==> flow/design.v <==
module MatrixMultUnit(
  input wire reset_n                      ,  
  input wire clk                          ,
  input wire dut_valid                    , 
  output wire dut_ready                   ,
  output wire                           dut__tb__sram_input_write_enable  ,
  output wire [16-1 : 0     ]   dut__tb__sram_input_write_address ,
  output wire [32-1 : 0     ]   dut__tb__sram_input_write_data    ,
  output reg  [16-1 : 0     ]   dut__tb__sram_input_read_address  , 
  input  wire [32-1 : 0     ]   tb__dut__sram_input_read_data     ,     
  output wire                           dut__tb__sram_weight_write_enable  ,
  output wire [16-1 : 0     ]   dut__tb__sram_weight_write_address ,
  output wire [32-1 : 0     ]   dut__tb__sram_weight_write_data    ,
  output reg  [16-1 : 0     ]   dut__tb__sram_weight_read_address  , 
  input  wire [32-1 : 0     ]   tb__dut__sram_weight_read_data     ,     
  output wire                           dut__tb__sram_result_write_enable  ,
  output reg  [16-1 : 0     ]   dut__tb__sram_result_write_address ,
  output wire [32-1 : 0     ]   dut__tb__sram_result_write_data    ,
  output reg  [16-1 : 0     ]   dut__tb__sram_result_read_address  , 
  input  wire [32-1 : 0     ]   tb__dut__sram_result_read_data     ,    
  output wire                           dut__tb__sram_scratchpad_write_enable  ,
  output reg  [16-1 : 0     ]   dut__tb__sram_scratchpad_write_address ,
  output wire [32-1 : 0     ]   dut__tb__sram_scratchpad_write_data    ,
  output reg  [16-1 : 0     ]   dut__tb__sram_scratchpad_read_address  , 
  input  wire [32-1 : 0     ]   tb__dut__sram_scratchpad_read_data  
);
parameter one_address_offset = 12'h1;
parameter idle_state = 4'd0;
parameter get_dimension_state = 4'd1;
parameter accumulating_state = 4'd2;
parameter writing_state = 4'd3;
parameter next_multiplication_setup_state = 4'd4;
parameter setup_multiplication_2_state = 4'd5;
parameter setup_multiplication_3_state = 4'd6;
parameter setup_multiplication_4_state = 4'd7;
parameter setup_multiplication_5_state = 4'd8;
wire my_clock; 
assign my_clock = clk; 
reg [3:0] next_state, current_state;
reg  [32-1 : 0     ]  input_data;
reg  [32-1 : 0     ]  weight_data;
reg  [32-1 : 0     ]  accumulated_result; 
wire [32-1 : 0     ]  mac_result_z;
reg [16-1 : 0     ] input_read_address_next;
reg [16-1 : 0     ] weight_read_address_next;
reg [16-1 : 0     ] result_write_address_next;
reg [16-1 : 0     ] scratchpad_write_address_next;
reg [16-1 : 0     ] next_input_matrix_first_address;
reg [16-1 : 0     ] next_weight_matrix_first_address;
reg [16-1 : 0     ] first_element_of_calculated_input_row_address;
reg [16-1 : 0     ] last_element_of_calculated_input_row_address;
reg [16-1 : 0     ] first_element_of_calculated_weight_matrix_address;
reg [16-1 : 0     ] last_element_of_calculated_weight_matrix_address;
reg [7:0] counter_total_element_in_result_matrix; 
reg [7:0] counter_go_write; 
reg [2:0] counter_next_step;
reg [1:0] counter_3_cycle;
reg [7:0] number_of_input_rows, number_of_input_cols;
reg [7:0] number_of_weight_rows, number_of_weight_cols;
assign dut__tb__sram_input_write_enable = 0;
assign dut__tb__sram_weight_write_enable = 0;
assign dut__tb__sram_input_write_address = 0;
assign dut__tb__sram_input_write_data = 0;
assign dut__tb__sram_weight_write_address = 0;
assign dut__tb__sram_weight_write_data = 0;
always @(posedge clk or negedge reset_n)begin
  if(!reset_n)
    input_read_address_next <= 0;
  else if(current_state == idle_state)
    input_read_address_next <= dut_valid ? one_address_offset : 0;
  else if(dut_valid == 1)
    input_read_address_next <= input_read_address_next + one_address_offset; 
  else if(current_state == idle_state)
    input_read_address_next <= 0;
  else if(current_state == get_dimension_state)
    input_read_address_next <= input_read_address_next + one_address_offset;
  else if((counter_next_step == 6) && (weight_read_address_next == last_element_of_calculated_weight_matrix_address + number_of_weight_cols)) 
    input_read_address_next <= last_element_of_calculated_input_row_address + one_address_offset; 
  else if((counter_next_step == 6) && (weight_read_address_next > last_element_of_calculated_weight_matrix_address))
    input_read_address_next <= first_element_of_calculated_input_row_address; 
  else if((weight_read_address_next == last_element_of_calculated_weight_matrix_address + one_address_offset) && ((current_state == accumulating_state) || (current_state == writing_state) || (current_state == get_dimension_state) || (current_state == setup_multiplication_2_state) || (current_state == setup_multiplication_3_state) || (current_state == setup_multiplication_4_state) || (current_state == setup_multiplication_5_state)))
    input_read_address_next <= last_element_of_calculated_input_row_address + one_address_offset; 
  else if((input_read_address_next == last_element_of_calculated_input_row_address + one_address_offset) && ((current_state == accumulating_state) || (current_state == writing_state) || (current_state == get_dimension_state) || (current_state == setup_multiplication_2_state) || (current_state == setup_multiplication_3_state) || (current_state == setup_multiplication_4_state) || (current_state == setup_multiplication_5_state)))
    input_read_address_next <= first_element_of_calculated_input_row_address; 
  else if((current_state == accumulating_state) || (current_state == writing_state))
    input_read_address_next <= input_read_address_next + one_address_offset;
  else if((current_state == next_multiplication_setup_state) && (counter_next_step == 2))
    input_read_address_next <= next_input_matrix_first_address;
  else if((current_state == next_multiplication_setup_state) && (counter_next_step == 3))
    input_read_address_next <= next_input_matrix_first_address;
  else if((current_state == next_multiplication_setup_state) && (counter_next_step == 4))
    input_read_address_next <= next_input_matrix_first_address;
  else if((current_state == next_multiplication_setup_state) && (counter_next_step == 5))
    input_read_address_next <= next_input_matrix_first_address;
  else 
    input_read_address_next <= input_read_address_next + one_address_offset;
end
always @(posedge clk or negedge reset_n) begin
  if(!reset_n)
    dut__tb__sram_input_read_address <= 0; 
  else if((current_state == idle_state) || (next_state == idle_state))
    dut__tb__sram_input_read_address <= 0; 
  else if(counter_next_step <= 4)
    dut__tb__sram_input_read_address <= input_read_address_next;
end
always @(posedge clk or negedge reset_n) begin
  if(!reset_n)
    dut__tb__sram_result_read_address <= 0;
  else if(current_state == idle_state)
    dut__tb__sram_result_read_address <= 0;
  else if(counter_next_step > 4)
    dut__tb__sram_result_read_address <= input_read_address_next; 
end
always @(posedge clk or negedge reset_n)begin
  if(!reset_n)
    weight_read_address_next <= 0; 
  else if(current_state == idle_state)
    weight_read_address_next <= dut_valid ? one_address_offset : 0;
  else if(dut_valid == 1)
    weight_read_address_next <= weight_read_address_next + one_address_offset;
  else if(current_state == idle_state)
    weight_read_address_next <= 0;
  else if(current_state == get_dimension_state)
    weight_read_address_next <= weight_read_address_next + one_address_offset;
  else if((counter_next_step == 6) && (weight_read_address_next == last_element_of_calculated_weight_matrix_address + number_of_weight_cols) && ((current_state == accumulating_state) || (current_state == writing_state) || (current_state == get_dimension_state) || (current_state == setup_multiplication_2_state) || (current_state == setup_multiplication_3_state) || (current_state == setup_multiplication_4_state) || (current_state == setup_multiplication_5_state)))
    weight_read_address_next <= first_element_of_calculated_weight_matrix_address;
  else if((counter_next_step == 6) && (weight_read_address_next > last_element_of_calculated_weight_matrix_address) && ((current_state == accumulating_state) || (current_state == writing_state) || (current_state == get_dimension_state) || (current_state == setup_multiplication_2_state) || (current_state == setup_multiplication_3_state) || (current_state == setup_multiplication_4_state) || (current_state == setup_multiplication_5_state)))
    weight_read_address_next <= weight_read_address_next - number_of_input_rows*(number_of_weight_cols) + one_address_offset;  
  else if(counter_next_step == 6) 
    weight_read_address_next <= weight_read_address_next + number_of_weight_cols;  
  else if((counter_next_step < 6) && (weight_read_address_next == last_element_of_calculated_weight_matrix_address + one_address_offset) && (input_read_address_next == last_element_of_calculated_input_row_address + one_address_offset)) 
    weight_read_address_next <= first_element_of_calculated_weight_matrix_address; 
  else if(input_read_address_next == last_element_of_calculated_input_row_address + one_address_offset)
    weight_read_address_next <= weight_read_address_next; 
  else if((current_state == next_multiplication_setup_state) && (counter_next_step == 2))
    weight_read_address_next <= next_weight_matrix_first_address;
  else if((current_state == next_multiplication_setup_state) && (counter_next_step == 3))
    weight_read_address_next <= next_weight_matrix_first_address;
  else if((current_state == next_multiplication_setup_state) && (counter_next_step == 4))
    weight_read_address_next <= next_weight_matrix_first_address;
  else if((current_state == next_multiplication_setup_state) && (counter_next_step == 5))
    weight_read_address_next <= next_weight_matrix_first_address;
  else 
    weight_read_address_next <= weight_read_address_next + one_address_offset;
end
always @(posedge clk or negedge reset_n) begin
  if(!reset_n)
    dut__tb__sram_weight_read_address <= 0; 
  else if((current_state == idle_state) || (next_state == idle_state))
    dut__tb__sram_weight_read_address <= 0; 
  else if(counter_next_step <= 4)
    dut__tb__sram_weight_read_address <= weight_read_address_next;
end
always @(posedge clk or negedge reset_n) begin
  if(!reset_n)
    dut__tb__sram_scratchpad_read_address <= 0;
  else if(current_state == idle_state)
    dut__tb__sram_scratchpad_read_address <= 0; 
  else if(counter_next_step > 4)
    dut__tb__sram_scratchpad_read_address <= weight_read_address_next; 
end
always @(posedge clk or negedge reset_n) begin
  if(!reset_n)
    result_write_address_next <= 0;
  else if(current_state == idle_state)
    result_write_address_next <= 0;
  else if(current_state == writing_state)
    result_write_address_next <= result_write_address_next + one_address_offset;
  else 
    result_write_address_next <= result_write_address_next;
end
always @(posedge clk or negedge reset_n) 
begin
    if (!reset_n) 
      dut__tb__sram_result_write_address <= 0;         
    else if(current_state == idle_state)
      dut__tb__sram_result_write_address <= 0; 
    else
      dut__tb__sram_result_write_address <= result_write_address_next;           
end
always @(posedge clk or negedge reset_n)begin
  if(!reset_n)
      scratchpad_write_address_next <= 0;            
  else if(current_state == idle_state)
      scratchpad_write_address_next <= 0;  
  else if(current_state == writing_state)
      scratchpad_write_address_next <= scratchpad_write_address_next + one_address_offset; 
  else 
      scratchpad_write_address_next <= scratchpad_write_address_next; 
end
always @(posedge clk or negedge reset_n)begin
  if (!reset_n) 
    dut__tb__sram_scratchpad_write_address <= 0;         
  else if(current_state == idle_state)
    dut__tb__sram_scratchpad_write_address <= 0;
  else
    dut__tb__sram_scratchpad_write_address <= scratchpad_write_address_next;           
end
always @(posedge clk or negedge reset_n) begin
  if(!reset_n)  
    first_element_of_calculated_input_row_address <= 0;
  else if(current_state == idle_state)
    first_element_of_calculated_input_row_address <= 0;
  else if(current_state == get_dimension_state) 
    first_element_of_calculated_input_row_address <= 1;
  else if((counter_next_step == 6) && (weight_read_address_next == last_element_of_calculated_weight_matrix_address + number_of_weight_cols))  
    first_element_of_calculated_input_row_address <= first_element_of_calculated_input_row_address + number_of_input_rows;
  else if((counter_next_step == 5) && (weight_read_address_next == last_element_of_calculated_weight_matrix_address + one_address_offset))
    first_element_of_calculated_input_row_address <= first_element_of_calculated_input_row_address + number_of_weight_cols;
  else if((counter_next_step < 5) && (weight_read_address_next == last_element_of_calculated_weight_matrix_address + one_address_offset))
    first_element_of_calculated_input_row_address <= first_element_of_calculated_input_row_address + number_of_input_cols;
  else if((current_state == next_multiplication_setup_state) && (counter_next_step == 2))
    first_element_of_calculated_input_row_address <= 1;
  else if((current_state == next_multiplication_setup_state) && (counter_next_step == 3))
    first_element_of_calculated_input_row_address <= 1;
  else if((current_state == next_multiplication_setup_state) && (counter_next_step == 4))
    first_element_of_calculated_input_row_address <= 0;
  else if((current_state == next_multiplication_setup_state) && (counter_next_step == 5))
    first_element_of_calculated_input_row_address <= 3*(number_of_input_rows * number_of_weight_cols);  
  else 
    first_element_of_calculated_input_row_address <= first_element_of_calculated_input_row_address;
end
always @(posedge clk or negedge reset_n) begin
  if(!reset_n)
    last_element_of_calculated_input_row_address <= 0;
  else if(current_state == idle_state)
    last_element_of_calculated_input_row_address <= 0;
  else if(current_state == get_dimension_state)
    last_element_of_calculated_input_row_address <= input_data[15:0];
  else if((counter_next_step == 6) && (weight_read_address_next == last_element_of_calculated_weight_matrix_address + number_of_weight_cols) && (input_read_address_next == last_element_of_calculated_input_row_address + one_address_offset))
    last_element_of_calculated_input_row_address <= last_element_of_calculated_input_row_address + number_of_input_rows; 
  else if((counter_next_step == 5) && (weight_read_address_next == last_element_of_calculated_weight_matrix_address + one_address_offset) && (input_read_address_next == last_element_of_calculated_input_row_address + one_address_offset))
    last_element_of_calculated_input_row_address <= last_element_of_calculated_input_row_address + number_of_weight_cols;
  else if((counter_next_step < 5) && (weight_read_address_next == last_element_of_calculated_weight_matrix_address + one_address_offset) && (input_read_address_next == last_element_of_calculated_input_row_address + one_address_offset))
    last_element_of_calculated_input_row_address <= last_element_of_calculated_input_row_address + number_of_input_cols;
  else if((current_state == next_multiplication_setup_state) && (counter_next_step == 2))
    last_element_of_calculated_input_row_address <= number_of_input_cols;
  else if((current_state == next_multiplication_setup_state) && (counter_next_step == 3))
    last_element_of_calculated_input_row_address <= number_of_input_cols; 
  else if((current_state == next_multiplication_setup_state) && (counter_next_step == 4))
    last_element_of_calculated_input_row_address <= number_of_weight_cols - 1;
  else if((current_state == next_multiplication_setup_state) && (counter_next_step == 5))
    last_element_of_calculated_input_row_address <=  (3*(number_of_input_rows * number_of_weight_cols)) + number_of_input_rows - 1;  
  else 
    last_element_of_calculated_input_row_address <= last_element_of_calculated_input_row_address;
end
always @(posedge clk or negedge reset_n) begin
  if(!reset_n)
    first_element_of_calculated_weight_matrix_address <= 0;
  else if(current_state == idle_state)
    first_element_of_calculated_weight_matrix_address <= 0;
  else if(current_state == get_dimension_state)
    first_element_of_calculated_weight_matrix_address <= 1;  
  else if((current_state == next_multiplication_setup_state) && (counter_next_step == 2))
    first_element_of_calculated_weight_matrix_address <= first_element_of_calculated_weight_matrix_address + number_of_weight_rows * number_of_weight_cols;  
  else if((current_state == next_multiplication_setup_state) && (counter_next_step == 3))
    first_element_of_calculated_weight_matrix_address <= first_element_of_calculated_weight_matrix_address + number_of_weight_rows * number_of_weight_cols;  
  else if((current_state == next_multiplication_setup_state) && (counter_next_step == 4))
    first_element_of_calculated_weight_matrix_address <= number_of_input_rows * number_of_weight_cols;  
  else if((current_state == next_multiplication_setup_state) && (counter_next_step == 5))
    first_element_of_calculated_weight_matrix_address <= first_element_of_calculated_weight_matrix_address + (number_of_input_rows * number_of_weight_cols);  
  else
    first_element_of_calculated_weight_matrix_address <= first_element_of_calculated_weight_matrix_address;
end
always @(posedge clk or negedge reset_n) begin
  if(!reset_n)
    last_element_of_calculated_weight_matrix_address <= 0;
  else if(current_state == idle_state)
    last_element_of_calculated_weight_matrix_address <= 0;
  else if(current_state == get_dimension_state)
    last_element_of_calculated_weight_matrix_address <= number_of_weight_rows * number_of_weight_cols;  
  else if((current_state == next_multiplication_setup_state) && (counter_next_step == 2))
    last_element_of_calculated_weight_matrix_address <= last_element_of_calculated_weight_matrix_address + number_of_weight_rows * number_of_weight_cols;  
  else if((current_state == next_multiplication_setup_state) && (counter_next_step == 3))
    last_element_of_calculated_weight_matrix_address <= last_element_of_calculated_weight_matrix_address + number_of_weight_rows * number_of_weight_cols;  
  else if((current_state == next_multiplication_setup_state) && (counter_next_step == 4))
    last_element_of_calculated_weight_matrix_address <= 2 * number_of_input_rows * number_of_weight_cols - 1;  
  else if((current_state == next_multiplication_setup_state) && (counter_next_step == 5))
    last_element_of_calculated_weight_matrix_address <= last_element_of_calculated_weight_matrix_address + (number_of_input_rows * number_of_weight_cols);  
  else
    last_element_of_calculated_weight_matrix_address <= last_element_of_calculated_weight_matrix_address;
end
always @(posedge clk or negedge reset_n)
begin
  if(!reset_n) 
    next_input_matrix_first_address <= 0;
  else if(current_state == idle_state)
    next_input_matrix_first_address <= 0;
  else if(current_state == get_dimension_state)
    next_input_matrix_first_address <= 1; 
  else if((current_state == next_multiplication_setup_state) && (counter_next_step == 2))
    next_input_matrix_first_address <= 1; 
  else if((current_state == next_multiplication_setup_state) && (counter_next_step == 3))
    next_input_matrix_first_address <= 0; 
  else if((current_state == next_multiplication_setup_state) && (counter_next_step == 4))
    next_input_matrix_first_address <= 3*(number_of_input_rows * number_of_weight_cols);  
  else 
    next_input_matrix_first_address <= next_input_matrix_first_address;
end
always @(posedge clk or negedge reset_n)begin
  if(!reset_n)
    next_weight_matrix_first_address <= 0;
  else if(current_state == idle_state)
    next_weight_matrix_first_address <= 0;
  else if(current_state == get_dimension_state)
    next_weight_matrix_first_address <= number_of_weight_rows * number_of_weight_cols + 1;  
  else if((current_state == next_multiplication_setup_state) && ((counter_next_step == 2)))
    next_weight_matrix_first_address <= next_weight_matrix_first_address + (number_of_weight_rows * number_of_weight_cols);  
  else if((current_state == next_multiplication_setup_state) && (counter_next_step == 3))
    next_weight_matrix_first_address <= number_of_input_rows * number_of_weight_cols;  
  else if((current_state == next_multiplication_setup_state) && (counter_next_step == 4))
    next_weight_matrix_first_address <= 2 * number_of_input_rows * number_of_weight_cols;  
  else 
    next_weight_matrix_first_address <= next_weight_matrix_first_address;
end
always @(posedge clk or negedge reset_n) 
begin
    if(!reset_n)begin
      number_of_input_rows <= 0;
      number_of_input_cols <= 0;
      number_of_weight_rows <= 0;
      number_of_weight_cols <= 0;
    end else if(current_state == idle_state)begin
      number_of_input_rows <= 0;
      number_of_input_cols <= 0;
      number_of_weight_rows <= 0;
      number_of_weight_cols <= 0;
    end else if(current_state == get_dimension_state)   begin
      number_of_input_rows <= input_data[31:16];  
      number_of_input_cols <= input_data[15:0];
      number_of_weight_rows <= weight_data[31:16];
      number_of_weight_cols <= weight_data[15:0];
    end else begin
      number_of_input_rows <= number_of_input_rows;
      number_of_input_cols <= number_of_input_cols;
      number_of_weight_rows <= number_of_weight_rows;
      number_of_weight_cols <= number_of_weight_cols;
    end        
end
always @(posedge clk or negedge reset_n)begin
  if(!reset_n)
    counter_go_write <= 0;
  else if(current_state == idle_state)
    counter_go_write <= 0; 
  else if(current_state == get_dimension_state)
    counter_go_write <= input_data[15:0] - 1;  
  else if(current_state == accumulating_state) 
    counter_go_write <= counter_go_write - 1;
  else if((current_state == writing_state) && (counter_next_step == 6))
    counter_go_write <= number_of_input_rows - 1; 
  else if((current_state == writing_state) && (counter_next_step == 5)) 
    counter_go_write <= number_of_weight_cols - 1;  
  else if((current_state == writing_state) && (counter_next_step < 5))
    counter_go_write <= number_of_input_cols - 1;
  else if(current_state == setup_multiplication_2_state)
    counter_go_write <= number_of_input_cols - 1;
  else if(current_state == setup_multiplication_3_state)
    counter_go_write <= number_of_input_cols - 1;
  else if(current_state == setup_multiplication_4_state)
    counter_go_write <= number_of_weight_cols - 1;  
  else if(current_state == setup_multiplication_5_state)
    counter_go_write <= number_of_input_rows - 1;  
  else 
    counter_go_write <= counter_go_write; 
end
always @(posedge clk or negedge reset_n) 
begin
  if(!reset_n)
    counter_total_element_in_result_matrix <= 0;
  else if (current_state == idle_state)
    counter_total_element_in_result_matrix <= 0;     
  else if (current_state == get_dimension_state)
    counter_total_element_in_result_matrix <= (input_data[31:16] * weight_data[15:0]) - 1; 
  else if (current_state == writing_state) 
    counter_total_element_in_result_matrix <= counter_total_element_in_result_matrix - 1;
  else if (current_state == setup_multiplication_2_state) 
    counter_total_element_in_result_matrix <= (number_of_input_rows * number_of_weight_cols) - 1;
  else if (current_state == setup_multiplication_3_state) 
    counter_total_element_in_result_matrix <= (number_of_input_rows * number_of_weight_cols) - 1;
  else if (current_state == setup_multiplication_4_state) 
    counter_total_element_in_result_matrix <= (number_of_input_rows * number_of_input_rows) - 1;   
  else if (current_state == setup_multiplication_5_state) 
    counter_total_element_in_result_matrix <= (number_of_input_rows * number_of_weight_cols) - 1; 
  else 
    counter_total_element_in_result_matrix <= counter_total_element_in_result_matrix;  
end
always @(posedge clk or negedge reset_n) begin
  if(!reset_n)begin
    counter_next_step <= 0;
  end else if(current_state == idle_state) begin
    counter_next_step <= 2;
  end else if(current_state == next_multiplication_setup_state)begin
    counter_next_step <= counter_next_step + 1;
  end else
    counter_next_step <= counter_next_step;
end
always @(posedge clk or negedge reset_n)begin
  if(!reset_n)
    counter_3_cycle <= 0;
  else if(current_state == idle_state) 
    counter_3_cycle <= 2;
  else if (current_state == get_dimension_state)
    counter_3_cycle <= counter_3_cycle - 1;
  else if(current_state == setup_multiplication_2_state) 
    counter_3_cycle <= counter_3_cycle - 1;
  else if(current_state == setup_multiplication_3_state) 
    counter_3_cycle <= counter_3_cycle - 1;
  else if(current_state == setup_multiplication_4_state) 
    counter_3_cycle <= counter_3_cycle - 1;
  else if(current_state == setup_multiplication_5_state) 
    counter_3_cycle <= counter_3_cycle - 1;
  else 
    counter_3_cycle <= 2;
end
always @(posedge clk or negedge reset_n) 
begin
    if(!reset_n)begin
      input_data <= 0;      
      weight_data <= 0;        
    end else if(current_state == idle_state)begin
      input_data <= 0;      
      weight_data <= 0;  
    end else if(counter_next_step <= 4)begin 
      input_data <= tb__dut__sram_input_read_data;      
      weight_data <= tb__dut__sram_weight_read_data;
    end else begin 
      input_data <= tb__dut__sram_result_read_data;      
      weight_data <= tb__dut__sram_scratchpad_read_data;
    end 
end
interger_accumulated_matrix_multiplication u1( 
  .input_data(input_data),   
  .weight_data(weight_data),  
  .accumulated_result_data(accumulated_result),
  .result_data(mac_result_z)
);
always @(posedge clk or negedge reset_n)begin
  if(!reset_n)
    accumulated_result <= 0;
  else if (current_state == idle_state)
    accumulated_result <= 0;
  else if((current_state == accumulating_state))
    accumulated_result <= mac_result_z;
  else if(current_state == writing_state)
    accumulated_result <= 0;
  else if(current_state == next_multiplication_setup_state)
    accumulated_result <= 0;
  else if(current_state == setup_multiplication_2_state)
    accumulated_result <= 0;
  else if(current_state == setup_multiplication_3_state)
    accumulated_result <= 0;
  else if(current_state == setup_multiplication_4_state)
    accumulated_result <= 0;
  else if(current_state == setup_multiplication_5_state)
    accumulated_result <= 0;
  else 
    accumulated_result <= accumulated_result;
end
assign dut__tb__sram_result_write_data = accumulated_result;
assign dut__tb__sram_result_write_enable = (current_state == writing_state) ? 1 : 0;
assign dut__tb__sram_scratchpad_write_data = accumulated_result;
assign dut__tb__sram_scratchpad_write_enable = (current_state == writing_state) ? 1 : 0;
always @(posedge clk or negedge reset_n) begin
  if(!reset_n)
    current_state <= 0;
  else 
    current_state <= next_state;
end
always @(*) begin
  case (current_state)
    idle_state:begin
      if (dut_valid == 1)  
        next_state = get_dimension_state;
      else  
        next_state = idle_state;
    end
    get_dimension_state:begin
      if(counter_3_cycle != 0)
        next_state = get_dimension_state;
      else 
        next_state = accumulating_state;
    end
    accumulating_state: begin 
      if(counter_go_write == 0)
        next_state = writing_state;
      else 
        next_state = accumulating_state;
    end
    writing_state:begin
      if(counter_total_element_in_result_matrix != 0) 
        next_state = accumulating_state;
      else 
        next_state = next_multiplication_setup_state;
    end
    next_multiplication_setup_state:begin
      if(counter_next_step == 2)
        next_state = setup_multiplication_2_state;
      else if(counter_next_step == 3)
        next_state = setup_multiplication_3_state;
      else if(counter_next_step == 4)
        next_state = setup_multiplication_4_state;
      else if(counter_next_step == 5)
        next_state = setup_multiplication_5_state;
      else if(counter_next_step == 6)
        next_state = idle_state; 
      else 
        next_state = next_multiplication_setup_state;
    end
    setup_multiplication_2_state:begin
      if(counter_3_cycle == 0) 
        next_state = accumulating_state;
      else  
        next_state = setup_multiplication_2_state;
    end
    setup_multiplication_3_state:begin
      if(counter_3_cycle == 0) 
        next_state = accumulating_state;
      else  
        next_state = setup_multiplication_3_state;
    end
    setup_multiplication_4_state:begin
      if(counter_3_cycle == 0) 
        next_state = accumulating_state;
      else  
        next_state = setup_multiplication_4_state;
    end
    setup_multiplication_5_state:begin
      if(counter_3_cycle == 0) 
        next_state = accumulating_state;
      else  
        next_state = setup_multiplication_5_state;
    end
    default: next_state = idle_state;
  endcase
end
assign dut_ready = (current_state == idle_state) ? 1:0;
endmodule
module interger_accumulated_matrix_multiplication ( 
  input wire [32-1  : 0] input_data,
  input wire [32-1  : 0] weight_data,
  input wire [32-1 : 0] accumulated_result_data,
  output wire [32-1 : 0] result_data
);
  assign result_data = (input_data * weight_data) + accumulated_result_data;
endmodule
### Tool chain data of MatrixMultUnit

What the tools print for MatrixMultUnit, step after step.
Lines are those of the file above, counted from 1.
A cell with -- has no value.

| design | value |
|---|---|
| top | MatrixMultUnit |
| clock | clk |
| cell library | sky130hd |
| library corner | tt_025C_1v80 |

### After elaboration

Yosys after proc, flatten, opt, wreduce and memory -nomap, before mapping. Memory bits, and registers merged into a memory's read port (data or address), are not among the register bits. Print and check cells are not counted.

| bit counts | value |
|---|---|
| cells after elaboration | 281 |
| output and inout port bits | 261 |
| register bits | 409 |
| input bits | 131 |

| cells by class | value |
|---|---|
| order comparisons | 5 |
| multiply operators | 9 |
| mux-type cells | 140 |
| reduce/logical cells | 45 |
| add/subtract/negate cells | 37 |
| equality and inequality tests | 17 |

Operator list:

| operator | count |
|---|---|
| 2-to-1 mux 16 bit | 78 |
| multiplier 32 x 32 -> 32 bit | 1 |
| multiplier 8 x 8 -> 16 bit | 4 |
| 2-to-1 mux 32 bit | 12 |
| multiplier 16 x 16 -> 8 bit | 1 |
| 2-to-1 mux 8 bit | 25 |
| adder 16 x 8 -> 16 bit | 9 |
| adder 16 x 1 -> 16 bit (second input constant) | 8 |
| multiplier 8 x 8 -> 15 bit | 1 |
| adder 16 bit | 5 |
| subtractor 8 x 1 -> 8 bit (second input constant) | 8 |
| multiplier 8 x 8 -> 8 bit | 1 |
| == test 16 bit | 3 |
| case mux 4 bit (select 9 bit) | 1 |
| subtractor 16 x 1 -> 16 bit (second input constant) | 2 |
| multiplier 2 x 16 -> 16 bit (first input constant) | 1 |
| adder 32 bit | 1 |
| 2-to-1 mux 3 bit | 7 |
| logical AND 1 bit | 20 |
| 2-to-1 mux 4 bit | 5 |
| nonzero test 9 bit | 2 |
| subtractor 16 bit | 1 |
| > comparator 16 bit | 1 |
| == test 4 x 3 -> 1 bit (second input constant) | 4 |
| nonzero test 8 bit | 2 |
| 2-to-1 mux 2 bit | 7 |
| nonzero test 2 bit | 6 |
| nonzero test 10 bit | 1 |

Not listed: further kinds 20, cells in them 36.

### Longest topological paths

Longest topological path by Yosys (ltp), each cell counted once; first at word level (registers and memories cut), then after technology mapping (sequential cells cut; the memories' decode and read muxes count).

| logic depth | value |
|---|---|
| depth in word-level cells | 15 |
| ABC_AREA | 1 |
| gate-level depth with buffers | 51 |
| mapped depth without buffers | 49 |

### Synthesis result

Yosys stat after the flow's synthesis: flattened, memories mapped to cells. It holds for the ABC_AREA given above (unset counts as 0); a run with the other value may have another netlist.
Totals and module areas in this step are rounded.

| synthesis totals | value |
|---|---|
| sequential part of the area | 0.0104 mm^2 |
| buffers | 448 |
| flip-flop cells | 414 |
| synthesis area | 0.0579 mm^2 |
| cell count | 8101 |

Cell types:

| cell | count | total area (um^2) |
|---|---|---|
| sky130_fd_sc_hd__fa_1 | 555 | 1.11E+04 |
| sky130_fd_sc_hd__dfrtp_1 | 413 | 1.03E+04 |
| sky130_fd_sc_hd__nand2_1 | 2026 | 7.6E+03 |
| sky130_fd_sc_hd__ha_1 | 474 | 5.93E+03 |
| sky130_fd_sc_hd__inv_1 | 1507 | 5.66E+03 |
| sky130_fd_sc_hd__o21ai_0 | 464 | 2.32E+03 |
| sky130_fd_sc_hd__a21oi_1 | 413 | 2.07E+03 |
| sky130_fd_sc_hd__nor2_1 | 508 | 1.91E+03 |
| sky130_fd_sc_hd__nand3_1 | 374 | 1.87E+03 |
| sky130_fd_sc_hd__xor2_1 | 212 | 1.86E+03 |
| sky130_fd_sc_hd__buf_4 | 141 | 1.06E+03 |
| sky130_fd_sc_hd__clkbuf_1 | 237 | 889.603 |
| sky130_fd_sc_hd__xnor2_1 | 75 | 656.88 |
| sky130_fd_sc_hd__o22ai_1 | 84 | 525.504 |
| sky130_fd_sc_hd__nor3_1 | 80 | 400.384 |
| sky130_fd_sc_hd__o211ai_1 | 50 | 375.36 |
| sky130_fd_sc_hd__nand4_1 | 55 | 344.08 |
| sky130_fd_sc_hd__or2_2 | 45 | 281.52 |

Other cell types: 55; their cells: 388.

### Worst setup path after synthesis

OpenSTA on the mapped netlist: ideal clock, no wires. The path of least setup slack (recovery checks aside). Input and output delay are each 20% of the period. Register names are those of the netlist, which keeps one name where synthesis merged equal registers.

| timing path post-synthesis | value |
|---|---|
| path kind | register to register |
| start point | register number_of_weight_cols[2] |
| end point | register last_element_of_calculated_input_row_address[14] |
| path slack | 2.864 ns |
| stages | 45 |
| period | 10.0 ns |
| buffers on the path | 2 |
| required time | 9.884 ns |
| setup time | 0.116 ns |
| path delay | 7.136 ns |
| arrival | 7.020 ns |
| launch time at the first pin | 0.000 ns |
| synthesis period reached | 7.136 ns |

"path delay" is the arrival time less input delay plus setup time.
"stages": output pins that drive a net of the path, with the launching flip-flop's if there is one; two outputs of one cell count as two.
"synthesis period reached" = period - worst setup slack (recovery checks aside). The figure is calculated, with input and output delays left at 20% of the set period.
Between the ends stands the longest chain of elaborated cells between them, by number of cells; it is not shown to be the way that was timed. Of several equally long chains one is given.
Each line given opens the expression or statement behind the cell; cells for indexed reads and writes are added by Yosys, which also makes memories of some case tables.
At most two assigning lines are given for a register; there are more.

| on the way, post-synthesis | value |
|---|---|
| cells stage by stage | sky130_fd_sc_hd__dfrtp_1 > sky130_fd_sc_hd__clkbuf_1 > sky130_fd_sc_hd__clkbuf_1 > sky130_fd_sc_hd__nand2_1 > sky130_fd_sc_hd__fa_1 > sky130_fd_sc_hd__fa_1 > sky130_fd_sc_hd__inv_1 > sky130_fd_sc_hd__fa_1 > sky130_fd_sc_hd__inv_1 > sky130_fd_sc_hd__fa_1 > sky130_fd_sc_hd__inv_1 > sky130_fd_sc_hd__ha_1 > sky130_fd_sc_hd__nand2_1 > sky130_fd_sc_hd__inv_1 > sky130_fd_sc_hd__nand2_1 > sky130_fd_sc_hd__nand2_1 > sky130_fd_sc_hd__a21oi_1 > sky130_fd_sc_hd__or2_2 > [... 9 more ...] > sky130_fd_sc_hd__or2_2 > sky130_fd_sc_hd__nand2_1 > sky130_fd_sc_hd__ha_1 > sky130_fd_sc_hd__nand2_1 > sky130_fd_sc_hd__nor3_1 > sky130_fd_sc_hd__nand3_1 > sky130_fd_sc_hd__nand4_1 > sky130_fd_sc_hd__nand2_1 > sky130_fd_sc_hd__inv_1 > sky130_fd_sc_hd__o21ai_0 > sky130_fd_sc_hd__nand2_1 > sky130_fd_sc_hd__xor2_1 > sky130_fd_sc_hd__o21ai_0 > sky130_fd_sc_hd__o211ai_1 > sky130_fd_sc_hd__nand2_1 > sky130_fd_sc_hd__nand2_1 > sky130_fd_sc_hd__nand2_1 > sky130_fd_sc_hd__nand2_1 |
| length of the longest elaborated chain | 13 |
| elaborated cells between the ends (all ways) | 20 |
| classes of those cells | add/sub: 5; mul: 2; eq/ne: 1; mux: 9; reduce/logical: 3 |

Ends and longest elaborated chain, post-synthesis:

| element | line | RTL |
|---|---|---|
| start, declared | 59 | `reg [7:0] number_of_weight_rows, number_of_weight_cols;` |
| start, assigned | 332 | `number_of_weight_cols <= weight_data[15:0];` |
| start, assigned | 337 | `number_of_weight_cols <= number_of_weight_cols;` |
| multiplier 8 x 8 -> 16 bit | 243 | `last_element_of_calculated_input_row_address <=  (3*(number_of_input_rows * number_of_weight_cols)) + number_o ...` |
| multiplier 2 x 16 -> 16 bit | 243 |  |
| adder 16 x 8 -> 16 bit | 243 |  |
| subtractor 16 x 1 -> 16 bit | 243 |  |
| 2-to-1 mux 16 bit | 242 | `else if((current_state == next_multiplication_setup_state) && (counter_next_step == 5))` |
| 2-to-1 mux 16 bit | 240 | `else if((current_state == next_multiplication_setup_state) && (counter_next_step == 4))` |
| 2-to-1 mux 16 bit | 238 | `else if((current_state == next_multiplication_setup_state) && (counter_next_step == 3))` |
| 2-to-1 mux 16 bit | 236 | `else if((current_state == next_multiplication_setup_state) && (counter_next_step == 2))` |
| 2-to-1 mux 16 bit | 234 | `else if((counter_next_step < 5) && (weight_read_address_next == last_element_of_calculated_weight_matrix_addre ...` |
| 2-to-1 mux 16 bit | 232 | `else if((counter_next_step == 5) && (weight_read_address_next == last_element_of_calculated_weight_matrix_addr ...` |
| 2-to-1 mux 16 bit | 230 | `else if((counter_next_step == 6) && (weight_read_address_next == last_element_of_calculated_weight_matrix_addr ...` |
| 2-to-1 mux 16 bit | 228 | `else if(current_state == get_dimension_state)` |
| 2-to-1 mux 16 bit | 226 | `else if(current_state == idle_state)` |
| end, assigned | 229 | `last_element_of_calculated_input_row_address <= input_data[15:0];` |
| end, assigned | 231 | `last_element_of_calculated_input_row_address <= last_element_of_calculated_input_row_address + number_of_input ...` |
| end, declared | 51 | `reg [16-1 : 0     ] last_element_of_calculated_input_row_address;` |

### Worst path after layout

Path of least setup slack in the final report of record 1 (OpenROAD, finished layout, wires in). Where an end is a register, its clock arrival counts in the times.

| timing path post-layout | value |
|---|---|
| path kind | register to register |
| start point | register number_of_weight_cols[1] |
| end point | register last_element_of_calculated_input_row_address[14] |
| setup time | 0.07 ns |
| arrival | 9.73 ns |
| buffers on the path | 3 |
| required time | 10.57 ns |
| path slack | 0.84 ns |
| period | 10.0 ns |
| launch time at the first pin | 0.61 ns |
| stages | 39 |

Between the ends stands the longest chain of elaborated cells between them, by number of cells; it is not shown to be the way that was timed. Of several equally long chains one is given.
At most two assigning lines are given for a register; there are more.

| on the way, post-layout | value |
|---|---|
| cells stage by stage | sky130_fd_sc_hd__dfrtp_2 > sky130_fd_sc_hd__clkbuf_1 > sky130_fd_sc_hd__clkbuf_1 > sky130_fd_sc_hd__nand2_1 > sky130_fd_sc_hd__inv_1 > sky130_fd_sc_hd__fa_1 > sky130_fd_sc_hd__inv_1 > sky130_fd_sc_hd__fa_1 > sky130_fd_sc_hd__fa_1 > sky130_fd_sc_hd__inv_1 > sky130_fd_sc_hd__ha_1 > sky130_fd_sc_hd__a21oi_1 > sky130_fd_sc_hd__nand2_1 > sky130_fd_sc_hd__or2_2 > sky130_fd_sc_hd__nand2_1 > sky130_fd_sc_hd__inv_1 > sky130_fd_sc_hd__ha_1 > sky130_fd_sc_hd__nand2_1 > [... 3 more ...] > sky130_fd_sc_hd__inv_1 > sky130_fd_sc_hd__ha_1 > sky130_fd_sc_hd__clkbuf_1 > sky130_fd_sc_hd__nand2_1 > sky130_fd_sc_hd__nor3_1 > sky130_fd_sc_hd__nand3_1 > sky130_fd_sc_hd__nand4_1 > sky130_fd_sc_hd__nand2_1 > sky130_fd_sc_hd__inv_1 > sky130_fd_sc_hd__o21ai_0 > sky130_fd_sc_hd__nand2_1 > sky130_fd_sc_hd__xor2_1 > sky130_fd_sc_hd__o21ai_0 > sky130_fd_sc_hd__o211ai_1 > sky130_fd_sc_hd__nand2_1 > sky130_fd_sc_hd__nand2_1 > sky130_fd_sc_hd__nand2_1 > sky130_fd_sc_hd__nand2_1 |
| length of the longest elaborated chain | 13 |
| elaborated cells between the ends (all ways) | 20 |
| classes of those cells | add/sub: 5; mul: 2; eq/ne: 1; mux: 9; reduce/logical: 3 |

Ends and longest elaborated chain, post-layout:

| element | line | RTL |
|---|---|---|
| start, declared | 59 | `reg [7:0] number_of_weight_rows, number_of_weight_cols;` |
| start, assigned | 332 | `number_of_weight_cols <= weight_data[15:0];` |
| start, assigned | 337 | `number_of_weight_cols <= number_of_weight_cols;` |
| multiplier 8 x 8 -> 16 bit | 243 | `last_element_of_calculated_input_row_address <=  (3*(number_of_input_rows * number_of_weight_cols)) + number_o ...` |
| multiplier 2 x 16 -> 16 bit | 243 |  |
| adder 16 x 8 -> 16 bit | 243 |  |
| subtractor 16 x 1 -> 16 bit | 243 |  |
| 2-to-1 mux 16 bit | 242 | `else if((current_state == next_multiplication_setup_state) && (counter_next_step == 5))` |
| 2-to-1 mux 16 bit | 240 | `else if((current_state == next_multiplication_setup_state) && (counter_next_step == 4))` |
| 2-to-1 mux 16 bit | 238 | `else if((current_state == next_multiplication_setup_state) && (counter_next_step == 3))` |
| 2-to-1 mux 16 bit | 236 | `else if((current_state == next_multiplication_setup_state) && (counter_next_step == 2))` |
| 2-to-1 mux 16 bit | 234 | `else if((counter_next_step < 5) && (weight_read_address_next == last_element_of_calculated_weight_matrix_addre ...` |
| 2-to-1 mux 16 bit | 232 | `else if((counter_next_step == 5) && (weight_read_address_next == last_element_of_calculated_weight_matrix_addr ...` |
| 2-to-1 mux 16 bit | 230 | `else if((counter_next_step == 6) && (weight_read_address_next == last_element_of_calculated_weight_matrix_addr ...` |
| 2-to-1 mux 16 bit | 228 | `else if(current_state == get_dimension_state)` |
| 2-to-1 mux 16 bit | 226 | `else if(current_state == idle_state)` |
| end, assigned | 229 | `last_element_of_calculated_input_row_address <= input_data[15:0];` |
| end, assigned | 231 | `last_element_of_calculated_input_row_address <= last_element_of_calculated_input_row_address + number_of_input ...` |
| end, declared | 51 | `reg [16-1 : 0     ] last_element_of_calculated_input_row_address;` |

MatrixMultUnit through Yosys and OpenROAD on sky130hd: 4 stored runs, unordered, with their settings and measured results. The constraints put input and output delay at 20% of the set period each and load the outputs with 0.01 pF.
"achieved clock period" means the clock period less the worst setup slack. The figure is calculated, with input and output delays left at 20% of the set period.
"time used up by the worst setup path" is the time allowed to the run's worst setup path (the clock period less input and output delay, where it has them) less its slack. Clock arrival times count: a late capture clock shortens it, a late launch clock lengthens it.
The measured numbers are rounded.

## Record 1

==> flow/run.sh <==
#!/bin/bash
# the make line also repeats the synthesis and layout settings of config.mk as NAME=value (left out here)
make -C /OpenROAD-flow-scripts/flow DESIGN_CONFIG=/design/flow/config.mk WORK_HOME=/design/flow/orfs CLKGATE_MAP_FILE= finish
==> flow/config.mk <==
export PLATFORM = sky130hd
export DESIGN_NAME = MatrixMultUnit
export DESIGN_NICKNAME = MatrixMultUnit
export VERILOG_FILES = /design/flow/design.v
export SDC_FILE = /design/flow/constraint.sdc
export NUM_CORES = 4
export LEC_CHECK = 0
export ABC_AREA = 1
export CAP_MARGIN = 20
export CORE_MARGIN = 2
export CORE_UTILIZATION = 43
export CTS_CLUSTER_DIAMETER = 398
export CTS_CLUSTER_SIZE = 57
export GPL_ROUTABILITY_DRIVEN = 0
export GPL_TIMING_DRIVEN = 0
export HOLD_SLACK_MARGIN = -0.07
export MAX_ROUTING_LAYER = met4
export PLACE_DENSITY_LB_ADDON = 0.17
export SETUP_SLACK_MARGIN = 0.48
export SLEW_MARGIN = 15
==> flow/constraint.sdc <==
create_clock -name core_clock -period 10.0 [get_ports {clk}]
set_input_delay 2.0000 -clock core_clock [delete_from_list [all_inputs] [get_ports {clk}]]
set_output_delay 2.0000 -clock core_clock [all_outputs]
set_load 0.01 [all_outputs]

| result of record 1 | value |
|---|---|
| chip area in the Yosys report | 0.0579 mm^2 |
| setup TNS | 0.000 ns |
| die outline area | 0.138 mm^2 |
| worst hold slack in the final report | 0.448 ns |
| setup slack of the critical path | 0.837 ns |
| standard-cell area after layout | 0.0641 mm^2 |
| time used up by the worst setup path | 9.16 ns |
| worst path kind | register to register |
| final utilization | 0.48 |
| achieved clock period | 9.163 ns |

## Record 2

==> flow/run.sh <==
#!/bin/bash
# the make line also repeats the synthesis and layout settings of config.mk as NAME=value (left out here)
make -C /OpenROAD-flow-scripts/flow DESIGN_CONFIG=/design/flow/config.mk WORK_HOME=/design/flow/orfs CLKGATE_MAP_FILE= finish
==> flow/config.mk <==
export PLATFORM = sky130hd
export DESIGN_NAME = MatrixMultUnit
export DESIGN_NICKNAME = MatrixMultUnit
export VERILOG_FILES = /design/flow/design.v
export SDC_FILE = /design/flow/constraint.sdc
export NUM_CORES = 4
export LEC_CHECK = 0
export ABC_AREA = 1
export CAP_MARGIN = 20
export CORE_MARGIN = 2
export CORE_UTILIZATION = 43
export CTS_CLUSTER_DIAMETER = 223
export CTS_CLUSTER_SIZE = 57
export GPL_ROUTABILITY_DRIVEN = 0
export HOLD_SLACK_MARGIN = -0.07
export MAX_ROUTING_LAYER = met4
export PLACE_DENSITY_LB_ADDON = 0.17
export SETUP_SLACK_MARGIN = -0.91
export SLEW_MARGIN = 15
==> flow/constraint.sdc <==
create_clock -name core_clock -period 10.0 [get_ports {clk}]
set_input_delay 2.0000 -clock core_clock [delete_from_list [all_inputs] [get_ports {clk}]]
set_output_delay 2.0000 -clock core_clock [all_outputs]
set_load 0.01 [all_outputs]

| result of record 2 | value |
|---|---|
| chip area in the Yosys report | 0.0579 mm^2 |
| setup TNS | 0.000 ns |
| die outline area | 0.138 mm^2 |
| worst hold slack in the final report | 0.443 ns |
| setup slack of the critical path | 2.03 ns |
| standard-cell area after layout | 0.0625 mm^2 |
| time used up by the worst setup path | 7.97 ns |
| worst path kind | register to register |
| final utilization | 0.467 |
| achieved clock period | 7.972 ns |

## Record 3

==> flow/run.sh <==
#!/bin/bash
# the make line also repeats the synthesis and layout settings of config.mk as NAME=value (left out here)
make -C /OpenROAD-flow-scripts/flow DESIGN_CONFIG=/design/flow/config.mk WORK_HOME=/design/flow/orfs CLKGATE_MAP_FILE= finish
==> flow/config.mk <==
export PLATFORM = sky130hd
export DESIGN_NAME = MatrixMultUnit
export DESIGN_NICKNAME = MatrixMultUnit
export VERILOG_FILES = /design/flow/design.v
export SDC_FILE = /design/flow/constraint.sdc
export NUM_CORES = 4
export LEC_CHECK = 0
export ABC_AREA = 1
export CAP_MARGIN = 30
export CORE_ASPECT_RATIO = 1.17
export CORE_MARGIN = 2
export CORE_UTILIZATION = 27
export PLACE_DENSITY = 0.46
export SETUP_SLACK_MARGIN = 0.22
export SLEW_MARGIN = 20
==> flow/constraint.sdc <==
create_clock -name core_clock -period 10.9 [get_ports {clk}]
set_input_delay 2.1800 -clock core_clock [delete_from_list [all_inputs] [get_ports {clk}]]
set_output_delay 2.1800 -clock core_clock [all_outputs]
set_load 0.01 [all_outputs]

| result of record 3 | value |
|---|---|
| chip area in the Yosys report | 0.0579 mm^2 |
| setup TNS | 0.000 ns |
| die outline area | 0.218 mm^2 |
| worst hold slack in the final report | 0.432 ns |
| setup slack of the critical path | 2.84 ns |
| standard-cell area after layout | 0.0655 mm^2 |
| time used up by the worst setup path | 8.06 ns |
| worst path kind | register to register |
| final utilization | 0.307 |
| achieved clock period | 8.060 ns |

## Record 4

==> flow/run.sh <==
#!/bin/bash
# the make line also repeats the synthesis and layout settings of config.mk as NAME=value (left out here)
make -C /OpenROAD-flow-scripts/flow DESIGN_CONFIG=/design/flow/config.mk WORK_HOME=/design/flow/orfs CLKGATE_MAP_FILE= finish
==> flow/config.mk <==
export PLATFORM = sky130hd
export DESIGN_NAME = MatrixMultUnit
export DESIGN_NICKNAME = MatrixMultUnit
export VERILOG_FILES = /design/flow/design.v
export SDC_FILE = /design/flow/constraint.sdc
export NUM_CORES = 4
export LEC_CHECK = 0
export ABC_AREA = 1
export CAP_MARGIN = 20
export CORE_MARGIN = 2
export CORE_UTILIZATION = 57
export CTS_CLUSTER_DIAMETER = 61
export GPL_ROUTABILITY_DRIVEN = 1
export MAX_ROUTING_LAYER = met4
export PLACE_DENSITY_LB_ADDON = 0.14
export SLEW_MARGIN = 20
export TNS_END_PERCENT = 100
==> flow/constraint.sdc <==
create_clock -name core_clock -period 11.2 [get_ports {clk}]
set_input_delay 2.2400 -clock core_clock [delete_from_list [all_inputs] [get_ports {clk}]]
set_output_delay 2.2400 -clock core_clock [all_outputs]
set_load 0.01 [all_outputs]

| result of record 4 | value |
|---|---|
| chip area in the Yosys report | 0.0579 mm^2 |
| setup TNS | 0.000 ns |
| die outline area | 0.104 mm^2 |
| worst hold slack in the final report | 0.469 ns |
| setup slack of the critical path | 2.67 ns |
| standard-cell area after layout | 0.0634 mm^2 |
| time used up by the worst setup path | 8.53 ns |
| worst path kind | register to register |
| final utilization | 0.632 |
| achieved clock period | 8.535 ns |
